==> flow/design.v <==
`timescale 1ns / 1ps
module neuron #(
    parameter DATA_WIDTH = 16,
    parameter signed [DATA_WIDTH-1:0] BIAS = 0    
)(
    input clk,
    input rst,
    input [DATA_WIDTH-1:0] data_in,       
    input [DATA_WIDTH-1:0] weight_in,     
    input data_in_valid,
    input data_in_last,                   
    output reg [DATA_WIDTH-1:0] neuron_out,
    output reg neuron_out_valid
);
    localparam SW = 2*DATA_WIDTH;
    function [SW-1:0] sat_add;
        input [SW-1:0] a;
        input [SW-1:0] b;
        reg [SW-1:0] s;
        begin
            s = a + b;
            if (!a[SW-1] && !b[SW-1] && s[SW-1])
                sat_add = {1'b0, {(SW-1){1'b1}}};
            else if (a[SW-1] && b[SW-1] && !s[SW-1])
                sat_add = {1'b1, {(SW-1){1'b0}}};
            else
                sat_add = s;
        end
    endfunction
    reg [SW-1:0] mul;
    reg mul_valid, mul_last;
    reg [SW-1:0] sum;
    reg [SW-1:0] total;
    reg total_valid;
    wire [SW-1:0] sum_next = sat_add(sum, mul);
    wire [SW-1:0] bias_q = {{2{BIAS[DATA_WIDTH-1]}}, BIAS, {(DATA_WIDTH-2){1'b0}}};
    wire [SW-1:0] biased = sat_add(total, bias_q);
    always @(posedge clk) begin
        mul <= $signed(data_in) * $signed(weight_in);
        if (rst) begin
            mul_valid <= 0;
            mul_last <= 0;
            sum <= 0;
            total <= 0;
            total_valid <= 0;
            neuron_out <= 0;
            neuron_out_valid <= 0;
        end else begin
            mul_valid <= data_in_valid;
            mul_last <= data_in_valid && data_in_last;
            total_valid <= 0;
            if (mul_valid) begin
                if (mul_last) begin
                    sum <= 0;
                    total <= sum_next;
                    total_valid <= 1;
                end else begin
                    sum <= sum_next;
                end
            end
            neuron_out_valid <= total_valid;
            if (total_valid) begin
                if (biased[SW-1:SW-3] == 3'b000 || biased[SW-1:SW-3] == 3'b111)
                    neuron_out <= biased[SW-3:DATA_WIDTH-2];
                else if (biased[SW-1])
                    neuron_out <= {1'b1, {(DATA_WIDTH-1){1'b0}}};
                else
                    neuron_out <= {1'b0, {(DATA_WIDTH-1){1'b1}}};
            end
        end
    end
endmodule
`timescale 1ns / 1ps
module Softmax #(
    parameter dataWidth = 16,         
    parameter numInputs = 4          
)(
    input clk,
    input rst,
    input [dataWidth*numInputs-1:0] in,    
    input in_valid,                        
    output reg [dataWidth*numInputs-1:0] out,  
    output reg valid,                      
    output reg [7:0] led_control           
);
localparam STAGE_IDLE = 2'b00,
           STAGE_EXP = 2'b01,
           STAGE_SUM = 2'b10,
           STAGE_NORM = 2'b11;
reg [1:0] state;
reg [dataWidth-1:0] input_array [0:numInputs-1];
reg [dataWidth-1:0] exp_values [0:numInputs-1];  
reg [dataWidth+2-1:0] sum_exp;  
reg [dataWidth-1:0] softmax_output [0:numInputs-1];
reg [1:0] max_class;
reg [4:0] shift_amt;
function [dataWidth-1:0] exp_lut;
    input [3:0] idx;
    begin
        case (idx)
            4'd0:  exp_lut = 16'h0800;  
            4'd1:  exp_lut = 16'h09D0;  
            4'd2:  exp_lut = 16'h0C20;  
            4'd3:  exp_lut = 16'h0F80;  
            4'd4:  exp_lut = 16'h1480;  
            4'd5:  exp_lut = 16'h1C80;  
            4'd6:  exp_lut = 16'h2A00;  
            4'd7:  exp_lut = 16'h4000;  
            4'd8:  exp_lut = 16'h6800;  
            4'd9:  exp_lut = 16'hAC00;  
            4'd10: exp_lut = 16'h1280;  
            4'd11: exp_lut = 16'h1F80;  
            4'd12: exp_lut = 16'h2C00;  
            4'd13: exp_lut = 16'h4C00;  
            4'd14: exp_lut = 16'h8000;  
            default: exp_lut = 16'hD800;  
        endcase
    end
endfunction
function [dataWidth-1:0] exp_function;
    input [dataWidth-1:0] x;
    reg [3:0] lut_idx;
    begin
        lut_idx = x[15:12] + 4'd8;  
        exp_function = exp_lut(lut_idx);
    end
endfunction
function [4:0] get_shift_amount;
    input [dataWidth+2-1:0] sum;
    reg [4:0] shift;
    begin
        shift = 0;
        if (sum[17:14] == 4'b0000) shift = 4;  
        else if (sum[17:15] == 3'b001) shift = 3;  
        else if (sum[17:16] == 2'b01) shift = 2;  
        else if (sum[17] == 1'b1) shift = 1;  
        else shift = 0;  
        get_shift_amount = shift;
    end
endfunction
always @(posedge clk) begin
    if (rst) begin
        state <= STAGE_IDLE;
        out <= 0;
        valid <= 0;
        led_control <= 8'b0;
        sum_exp <= 0;
        for (integer i = 0; i < numInputs; i = i + 1) begin
            input_array[i] <= 0;
            exp_values[i] <= 0;
        end
    end else begin
        valid <= 0;
        case (state)
            STAGE_IDLE: begin
                if (in_valid) begin
                    input_array[0] <= in[15:0];
                    input_array[1] <= in[31:16];
                    input_array[2] <= in[47:32];
                    input_array[3] <= in[63:48];
                    state <= STAGE_EXP;
                end
            end
            STAGE_EXP: begin
                exp_values[0] <= exp_function(input_array[0]);
                exp_values[1] <= exp_function(input_array[1]);
                exp_values[2] <= exp_function(input_array[2]);
                exp_values[3] <= exp_function(input_array[3]);
                state <= STAGE_SUM;
            end
            STAGE_SUM: begin
                sum_exp <= exp_values[0] + exp_values[1] + exp_values[2] + exp_values[3];
                state <= STAGE_NORM;
            end
            STAGE_NORM: begin
                shift_amt = get_shift_amount(sum_exp);
                softmax_output[0] = exp_values[0] >> shift_amt;
                softmax_output[1] = exp_values[1] >> shift_amt;
                softmax_output[2] = exp_values[2] >> shift_amt;
                softmax_output[3] = exp_values[3] >> shift_amt;
                out <= {softmax_output[3], softmax_output[2], softmax_output[1], softmax_output[0]};
                max_class = 0;
                if (softmax_output[1] > softmax_output[max_class]) max_class = 1;
                if (softmax_output[2] > softmax_output[max_class]) max_class = 2;
                if (softmax_output[3] > softmax_output[max_class]) max_class = 3;
                case (max_class)
                    2'b00: led_control <= 8'b00000001;  
                    2'b01: led_control <= 8'b00000010;  
                    2'b10: led_control <= 8'b00000100;  
                    2'b11: led_control <= 8'b00001000;  
                    default: led_control <= 8'b00000000;
                endcase
                valid <= 1;
                state <= STAGE_IDLE;
            end
        endcase
    end
end
endmodule
`timescale 1ns / 1ps
module fc_head #(
    parameter DATA_WIDTH = 16,
    parameter NUM_INPUTS = 1024,
    parameter NUM_OUTPUTS = 4
)(
    input clk,
    input rst,
    input [DATA_WIDTH-1:0] myinput,
    input [DATA_WIDTH*NUM_OUTPUTS-1:0] myweights,
    input myinputValid,
    output [DATA_WIDTH*NUM_OUTPUTS-1:0] softmax_out,
    output softmax_valid,
    output [7:0] led_control,
    output [DATA_WIDTH*NUM_OUTPUTS-1:0] logits
);
    reg [$clog2(NUM_INPUTS)-1:0] input_count;
    reg [DATA_WIDTH-1:0] input_d;
    reg input_valid_d, input_last_d;
    reg [DATA_WIDTH*NUM_OUTPUTS-1:0] weights;
    always @(posedge clk) begin
        input_d <= myinput;
        weights <= myweights;
        if (rst) begin
            input_count <= 0;
            input_valid_d <= 0;
            input_last_d <= 0;
        end else begin
            input_valid_d <= myinputValid;
            input_last_d <= myinputValid && (input_count == NUM_INPUTS-1);
            if (myinputValid)
                input_count <= input_count + 1;
        end
    end
    wire [NUM_OUTPUTS-1:0] neuron_valid;
    localparam [DATA_WIDTH*NUM_OUTPUTS-1:0] BIASES = {16'h003C, 16'h0001, 16'hFFD1, 16'h0006};
    genvar i;
    generate
        for (i = 0; i < NUM_OUTPUTS; i = i + 1) begin : output_layer
            neuron #(
                .DATA_WIDTH(DATA_WIDTH),
                .BIAS(BIASES[(i+1)*DATA_WIDTH-1 -: DATA_WIDTH])
            ) neuron_output (
                .clk(clk),
                .rst(rst),
                .data_in(input_d),
                .weight_in(weights[(i+1)*DATA_WIDTH-1 -: DATA_WIDTH]),
                .data_in_valid(input_valid_d),
                .data_in_last(input_last_d),
                .neuron_out(logits[(i+1)*DATA_WIDTH-1 -: DATA_WIDTH]),
                .neuron_out_valid(neuron_valid[i])
            );
        end
    endgenerate
    Softmax #(
        .dataWidth(DATA_WIDTH),
        .numInputs(NUM_OUTPUTS)
    ) softmax_inst (
        .clk(clk),
        .rst(rst),
        .in(logits),
        .in_valid(neuron_valid[0]),
        .out(softmax_out),
        .valid(softmax_valid),
        .led_control(led_control)
    );
endmodule
Reports on fc_head
Tool output for the design above, in the order of the flow.
Lines are those of the file above, counted from 1.
Cell names lack the library's common part.
A cell with - has no value.
Set-up
  design top: fc_head
  clock input: clk
  cell library: sky130hd
  library corner: tt_025C_1v80

Word level
Counts by Yosys on the flattened word-level netlist (proc, flatten, opt, wreduce). Print and check cells are left out. Cells with the same type and inputs are merged into one.
Yosys's memory passes give these memory sizes; they may raise the number of words (mostly to a power of two), join words into wider ones and drop unused or constant bits.
Storage and ports
  register bits: 765
  bits in latches: 0
  bits in writable memories: 0
  bits in read-only memories: 768
  clocked read ports x word width: 48
  memories kept: 4
  input bits: 83
  output and inout port bits: 137
  word-level cells: 198
Cells by class
  add/sub/neg operators: 16
  multiply operators: 4
  divide/modulo/power cells: 0
  order comparisons: 3
  eq/ne operators: 20
  shift-type cells: 4
  muxes and demuxes: 52
  bitwise gates (word level): 1
  reductions and logical operators: 56
Memories
  (no name shown): depth 16, width 12, read ports 1, write ports 0, RTL line 100  | case (idx)
  (no name shown): depth 16, width 12, read ports 1, write ports 0, RTL line 100
  (no name shown): depth 16, width 12, read ports 1, write ports 0, RTL line 100
  (no name shown): depth 16, width 12, read ports 1, write ports 0, RTL line 100
Operators by type and width (number)
  multiplier 16 x 16 -> 32 bit: 4
  2-to-1 mux 32 bit: 16
  2-to-1 mux 16 bit: 14
  adder 32 bit: 4
  case mux 16 bit (select 4 bit): 2
  right shift 16 x 5 -> 16 bit: 4
  greater-than comparator 16 bit: 3
  adder 18 x 16 -> 18 bit: 2
  adder 32 x 15 -> 32 bit with constant B: 1
  adder 32 x 17 -> 32 bit with constant B: 1
  adder 32 x 20 -> 32 bit with constant B: 1
  adder 32 bit with constant B: 1
  case mux 8 bit (select 4 bit): 1
  2-to-1 mux 5 bit: 5
  logical AND 1 bit: 22
  2-to-1 mux 2 bit: 9
  adder 16 x 16 -> 17 bit: 1
  logical NOT 1 bit: 16
  == test 2 bit with constant B: 8
  adder 4 bit with constant B: 4
  == test 3 bit with constant B: 4
  logical NOT 3 bit: 4
  adder 10 x 1 -> 10 bit with constant B: 1
  == test 10 bit with constant B: 1
  == test 2 x 1 -> 1 bit with constant B: 5
  logical NOT 2 bit: 4
  case mux 2 bit (select 4 bit): 1
  AND reduction 2 bit: 3
Not listed: further kinds 8, cells in them 14.

Logic depth
Longest topological path by Yosys (ltp), each cell counted once; first at word level (registers and memories cut), then after technology mapping (sequential cells cut; the memories' decode and read muxes count).
Logic depth
  depth after elaboration: 31
  ABC_AREA: 0
  mapped depth: 42
  mapped depth without buffers: 36

Synthesis result
Yosys stat after the flow's synthesis: flattened, memories mapped to cells. It holds for the ABC_AREA given above (unset counts as 0); a run with the other value may have another netlist.
Mapped netlist
  cell count: 8052
  mapped area: 70651.5 um2
  mapped flip-flops: 625
  buffers: 378
Cells by type
  fa_1: number 1068, total area 2.14E+04 um2
  dfxtp_1: number 625, total area 12512 um2
  ha_1: number 561, total area 7.02E+03 um2
  inv_1: number 1269, total area 4.76E+03 um2
  nand2_1: number 1024, total area 3.84E+03 um2
  and2_1: number 412, total area 2.58E+03 um2
  a21oi_1: number 445, total area 2.23E+03 um2
  xnor2_1: number 207, total area 1.81E+03 um2
  nor2_1: number 440, total area 1.65E+03 um2
  o21ai_0: number 267, total area 1.34E+03 um2
  clkbuf_1: number 350, total area 1313.76 um2
  mux2i_1: number 120, total area 1.2E+03 um2
  a211oi_1: number 110, total area 825.792 um2
  a21o_1: number 107, total area 803.27 um2
  nand2b_1: number 128, total area 800.768 um2
  xor2_1: number 85, total area 744.464 um2
  a31oi_1: number 82, total area 512.992 um2
  nand3_1: number 99, total area 495.475 um2
Not listed: further types 71, cells in them 653.
By module: a second synthesis without flattening, with its own total; a netlist apart from the flattened one above.
Second synthesis, totals
  cell total of the unflattened synthesis: 8236
  area (unflattened synthesis): 72570.9 um2
Each row is one instance without its submodules.
Modules
  neuron: instances 1, cells 1742, area 15302.2 um2
  neuron: instances 1, cells 1749, area 15237.1 um2
  neuron: instances 1, cells 1709, area 15199.6 um2
  neuron: instances 1, cells 1723, area 15059.4 um2
  Softmax: instances 1, cells 1180, area 9676.8 um2
  fc_head: instances 1, cells 133, area 2095.8 um2

Path before layout
Source: OpenSTA report_checks on the synthesized netlist (no wires, ideal clock, input and output delay 20% of the period each), path of least setup slack; recovery checks are left aside. Register names are those of the netlist, which keeps one name where synthesis merged equal registers.
Timing after synthesis
  kind: register to register
  from: reg softmax_inst.sum_exp[16]
  to: reg softmax_inst.led_control[1]
  clock period: 8.0 ns
  library setup time: 0.117 ns
  data arrival time: 7.550 ns
  data required time: 7.883 ns
  setup slack: 0.332 ns
  path delay: 7.667 ns
  stages on the path: 40
  synthesis period reached: 7.668 ns
"path delay" is the arrival time less input delay plus setup time.
"stages on the path": output pins that drive a net of the path, with the launching flip-flop's if there is one; two outputs of one cell count as two.
"synthesis period reached" is the clock period less the worst setup slack; recovery checks do not enter. This is arithmetic on one report: input and output delays are still those of the set period (20% each).
The rows between start and end are the longest chain of elaborated cells between them; the timing report does not say that the signal goes this way. Where chains are equally long, one stands for them.
Each line given opens the expression or statement behind the cell; cells for indexed reads and writes are added by Yosys, which also makes memories of some case tables.
A register here has more assigning lines than the two given.
Between the ends, after synthesis
  cell sequence: dfxtp_1 buf_4 clkbuf_1 nor2_1 or2_2 clkbuf_1 clkbuf_1 nand2_1 nand3_1 a31oi_1 inv_1 ha_1 and4_1 nand2_1 o41a_1 o31ai_2 a21oi_2 a41oi_4 [4 not listed] a21o_1 a21oi_1 nor2_1 a211o_1 o2111ai_1 nand2_1 clkbuf_1 mux2_2 ha_1 nor2b_1 o21ai_0 nand2b_1 a21oi_1 o21ai_0 a31oi_1 o31a_1 o21a_1 a32o_1
  length of the longest elaborated chain: 31
  elaborated cells on any way between the ends: 45
  classes of those cells: 3 x compare; 11 x eq/ne; 4 x shift; 23 x mux; 4 x reduce/logical
Ends and longest elaborated chain, after synthesis
  start: declaration: RTL line 93  | reg [dataWidth+2-1:0] sum_exp;
  start: assignment: RTL line 147  | sum_exp <= 0;
  start: assignment: RTL line 172  | sum_exp <= exp_values[0] + exp_values[1] + exp_values[2] + exp_values[3];
  == test 2 x 1 -> 1 bit: RTL line 135  | else if (sum[17:16] == 2'b01) shift = 2;
  2-to-1 mux 5 bit: RTL line 135
  2-to-1 mux 5 bit: RTL line 134  | else if (sum[17:15] == 3'b001) shift = 3;
  2-to-1 mux 5 bit: RTL line 133  | if (sum[17:14] == 4'b0000) shift = 4;
  2-to-1 mux 5 bit: RTL line 154  | case (state)
  2-to-1 mux 5 bit: RTL line 142  | if (rst) begin
  right shift 16 x 5 -> 16 bit: RTL line 177  | softmax_output[0] = exp_values[0] >> shift_amt;
  [17 not listed]
  2-to-1 mux 16 bit: RTL line 142
  greater-than comparator 16 bit: RTL line 185  | if (softmax_output[3] > softmax_output[max_class]) max_class = 3;
  2-to-1 mux 2 bit: RTL line 185
  2-to-1 mux 2 bit: RTL line 154
  2-to-1 mux 2 bit: RTL line 142
  == test 2 bit: RTL line 186  | case (max_class)
  case mux 8 bit (select 4 bit): RTL line 186
  end: assignment: RTL line 187  | 2'b00: led_control <= 8'b00000001;
  end: assignment: RTL line 188  | 2'b01: led_control <= 8'b00000010;
  end: declaration: RTL line 84  | output reg [7:0] led_control

Worst path after layout
From the final timing report of run 1: the path of least setup slack in the routed layout; clock arrival at registers is part of the times.
Timing after layout
  kind: register to register
  from: reg softmax_inst.sum_exp[15]
  to: reg softmax_inst.led_control[2]
  clock period: 4.72 ns
  library setup time: 0.12 ns
  data arrival time: 7.38 ns
  data required time: 5.29 ns
  setup slack: -2.09 ns
  stages on the path: 36
The rows between start and end are the longest chain of elaborated cells between them; the timing report does not say that the signal goes this way. Where chains are equally long, one stands for them.
A register here has more assigning lines than the two given.
Between the ends, after layout
  cell sequence: dfxtp_4 o21ba_4 buf_8 buf_4 nor2_1 a21oi_1 mux2i_1 mux2i_1 ha_1 and4_4 nand2_2 o41a_1 o31ai_2 a21oi_2 a41oi_4 mux4_2 inv_2 ha_1 a21o_1 a21oi_2 nor2_1 a211o_1 o2111ai_4 nand2_4 mux2_4 ha_4 nor2b_4 o21ai_2 nand2b_1 a21oi_2 o21ai_1 a31oi_1 o31a_1 o21a_1 a21oi_1 nor2_1
  length of the longest elaborated chain: 30
  elaborated cells on any way between the ends: 43
  classes of those cells: 3 x compare; 10 x eq/ne; 4 x shift; 22 x mux; 4 x reduce/logical
Ends and longest elaborated chain, after layout
  start: declaration: RTL line 93  | reg [dataWidth+2-1:0] sum_exp;
  start: assignment: RTL line 147  | sum_exp <= 0;
  start: assignment: RTL line 172  | sum_exp <= exp_values[0] + exp_values[1] + exp_values[2] + exp_values[3];
  == test 3 x 1 -> 1 bit: RTL line 134  | else if (sum[17:15] == 3'b001) shift = 3;
  2-to-1 mux 5 bit: RTL line 134
  2-to-1 mux 5 bit: RTL line 133  | if (sum[17:14] == 4'b0000) shift = 4;
  2-to-1 mux 5 bit: RTL line 154  | case (state)
  2-to-1 mux 5 bit: RTL line 142  | if (rst) begin
  right shift 16 x 5 -> 16 bit: RTL line 177  | softmax_output[0] = exp_values[0] >> shift_amt;
  2-to-1 mux 16 bit: RTL line 154
  [16 not listed]
  2-to-1 mux 16 bit: RTL line 142
  greater-than comparator 16 bit: RTL line 185  | if (softmax_output[3] > softmax_output[max_class]) max_class = 3;
  2-to-1 mux 2 bit: RTL line 185
  2-to-1 mux 2 bit: RTL line 154
  2-to-1 mux 2 bit: RTL line 142
  == test 2 bit: RTL line 186  | case (max_class)
  case mux 8 bit (select 4 bit): RTL line 186
  end: assignment: RTL line 187  | 2'b00: led_control <= 8'b00000001;
  end: assignment: RTL line 188  | 2'b01: led_control <= 8'b00000010;
  end: declaration: RTL line 84  | output reg [7:0] led_control

==> runs of fc_head <==
Measured data: module fc_head, platform sky130hd, 4 stored runs of the flow under differing settings, order arbitrary. Input and output delays are each 20% of the period that was set; the output load is 0.01 pF.
"achieved period" means the clock period less the worst setup slack. The figure is calculated, with input and output delays left at 20% of the set period.
By "time used up by the worst setup path" is meant the share of the clock period that the worst setup path is allowed (20% is reserved at inputs, 20% at outputs), minus its slack. Clock arrival times at its registers enter into it.

==> run 1: settings <==
{ "CAP_MARGIN": 5, "CELL_PAD_IN_SITES_DETAIL_PLACEMENT": 1, "CORE_ASPECT_RATIO": 1.65, "CORE_UTILIZATION": 27, "CTS_CLUSTER_DIAMETER": 68, "GPL_TIMING_DRIVEN": 1, "MAX_ROUTING_LAYER": "met4", "SETUP_SLACK_MARGIN": 1.18, "SLEW_MARGIN": 40, "period_ns": 4.72, "CORE_MARGIN": 2 }
==> run 1: results <==
time used up by the worst setup path: 6.81 ns
worst path kind: register to register
die area: 265,908.0 um2
standard-cell area after layout: 93,110.6 um2
post-route worst hold slack: 0.439 ns
setup TNS: -116.432 ns
chip area in the Yosys report: 70,651.5 um2
worst setup slack after layout: -2.085 ns
achieved period: 6.805 ns

==> run 2: settings <==
{ "CAP_MARGIN": 5, "CORE_UTILIZATION": 63, "CTS_CLUSTER_DIAMETER": 68, "GPL_TIMING_DRIVEN": 0, "period_ns": 4.72, "CORE_MARGIN": 2, "SLEW_MARGIN": 20 }
==> run 2: results <==
time used up by the worst setup path: 7.44 ns
worst path kind: register to register
die area: 114,840.0 um2
standard-cell area after layout: 85,503.3 um2
post-route worst hold slack: 0.450 ns
setup TNS: -114.295 ns
chip area in the Yosys report: 70,651.5 um2
worst setup slack after layout: -2.718 ns
achieved period: 7.438 ns

==> run 3: settings <==
{ "CORE_UTILIZATION": 35, "GPL_TIMING_DRIVEN": 0, "period_ns": 4.72, "CAP_MARGIN": 20, "CORE_MARGIN": 2, "SLEW_MARGIN": 20 }
==> run 3: results <==
time used up by the worst setup path: 7.10 ns
worst path kind: register to register
die area: 205,472.0 um2
standard-cell area after layout: 89,095.4 um2
post-route worst hold slack: 0.457 ns
setup TNS: -102.293 ns
chip area in the Yosys report: 70,651.5 um2
worst setup slack after layout: -2.384 ns
achieved period: 7.104 ns

==> run 4: settings <==
{ "CAP_MARGIN": 20, "CELL_PAD_IN_SITES_GLOBAL_PLACEMENT": 2, "CORE_MARGIN": 2, "CORE_UTILIZATION": 20, "CTS_CLUSTER_SIZE": 26, "GPL_ROUTABILITY_DRIVEN": 1, "MIN_ROUTING_LAYER": "met2", "PLACE_DENSITY": 0.41, "SETUP_SLACK_MARGIN": 0.97, "period_ns": 4.22, "SLEW_MARGIN": 20 }
==> run 4: results <==
time used up by the worst setup path: 7.13 ns
worst path kind: register to register
die area: 358,029.0 um2
standard-cell area after layout: 98,303.0 um2
post-route worst hold slack: 0.433 ns
setup TNS: -154.743 ns
chip area in the Yosys report: 70,651.5 um2
worst setup slack after layout: -2.910 ns
achieved period: 7.130 ns
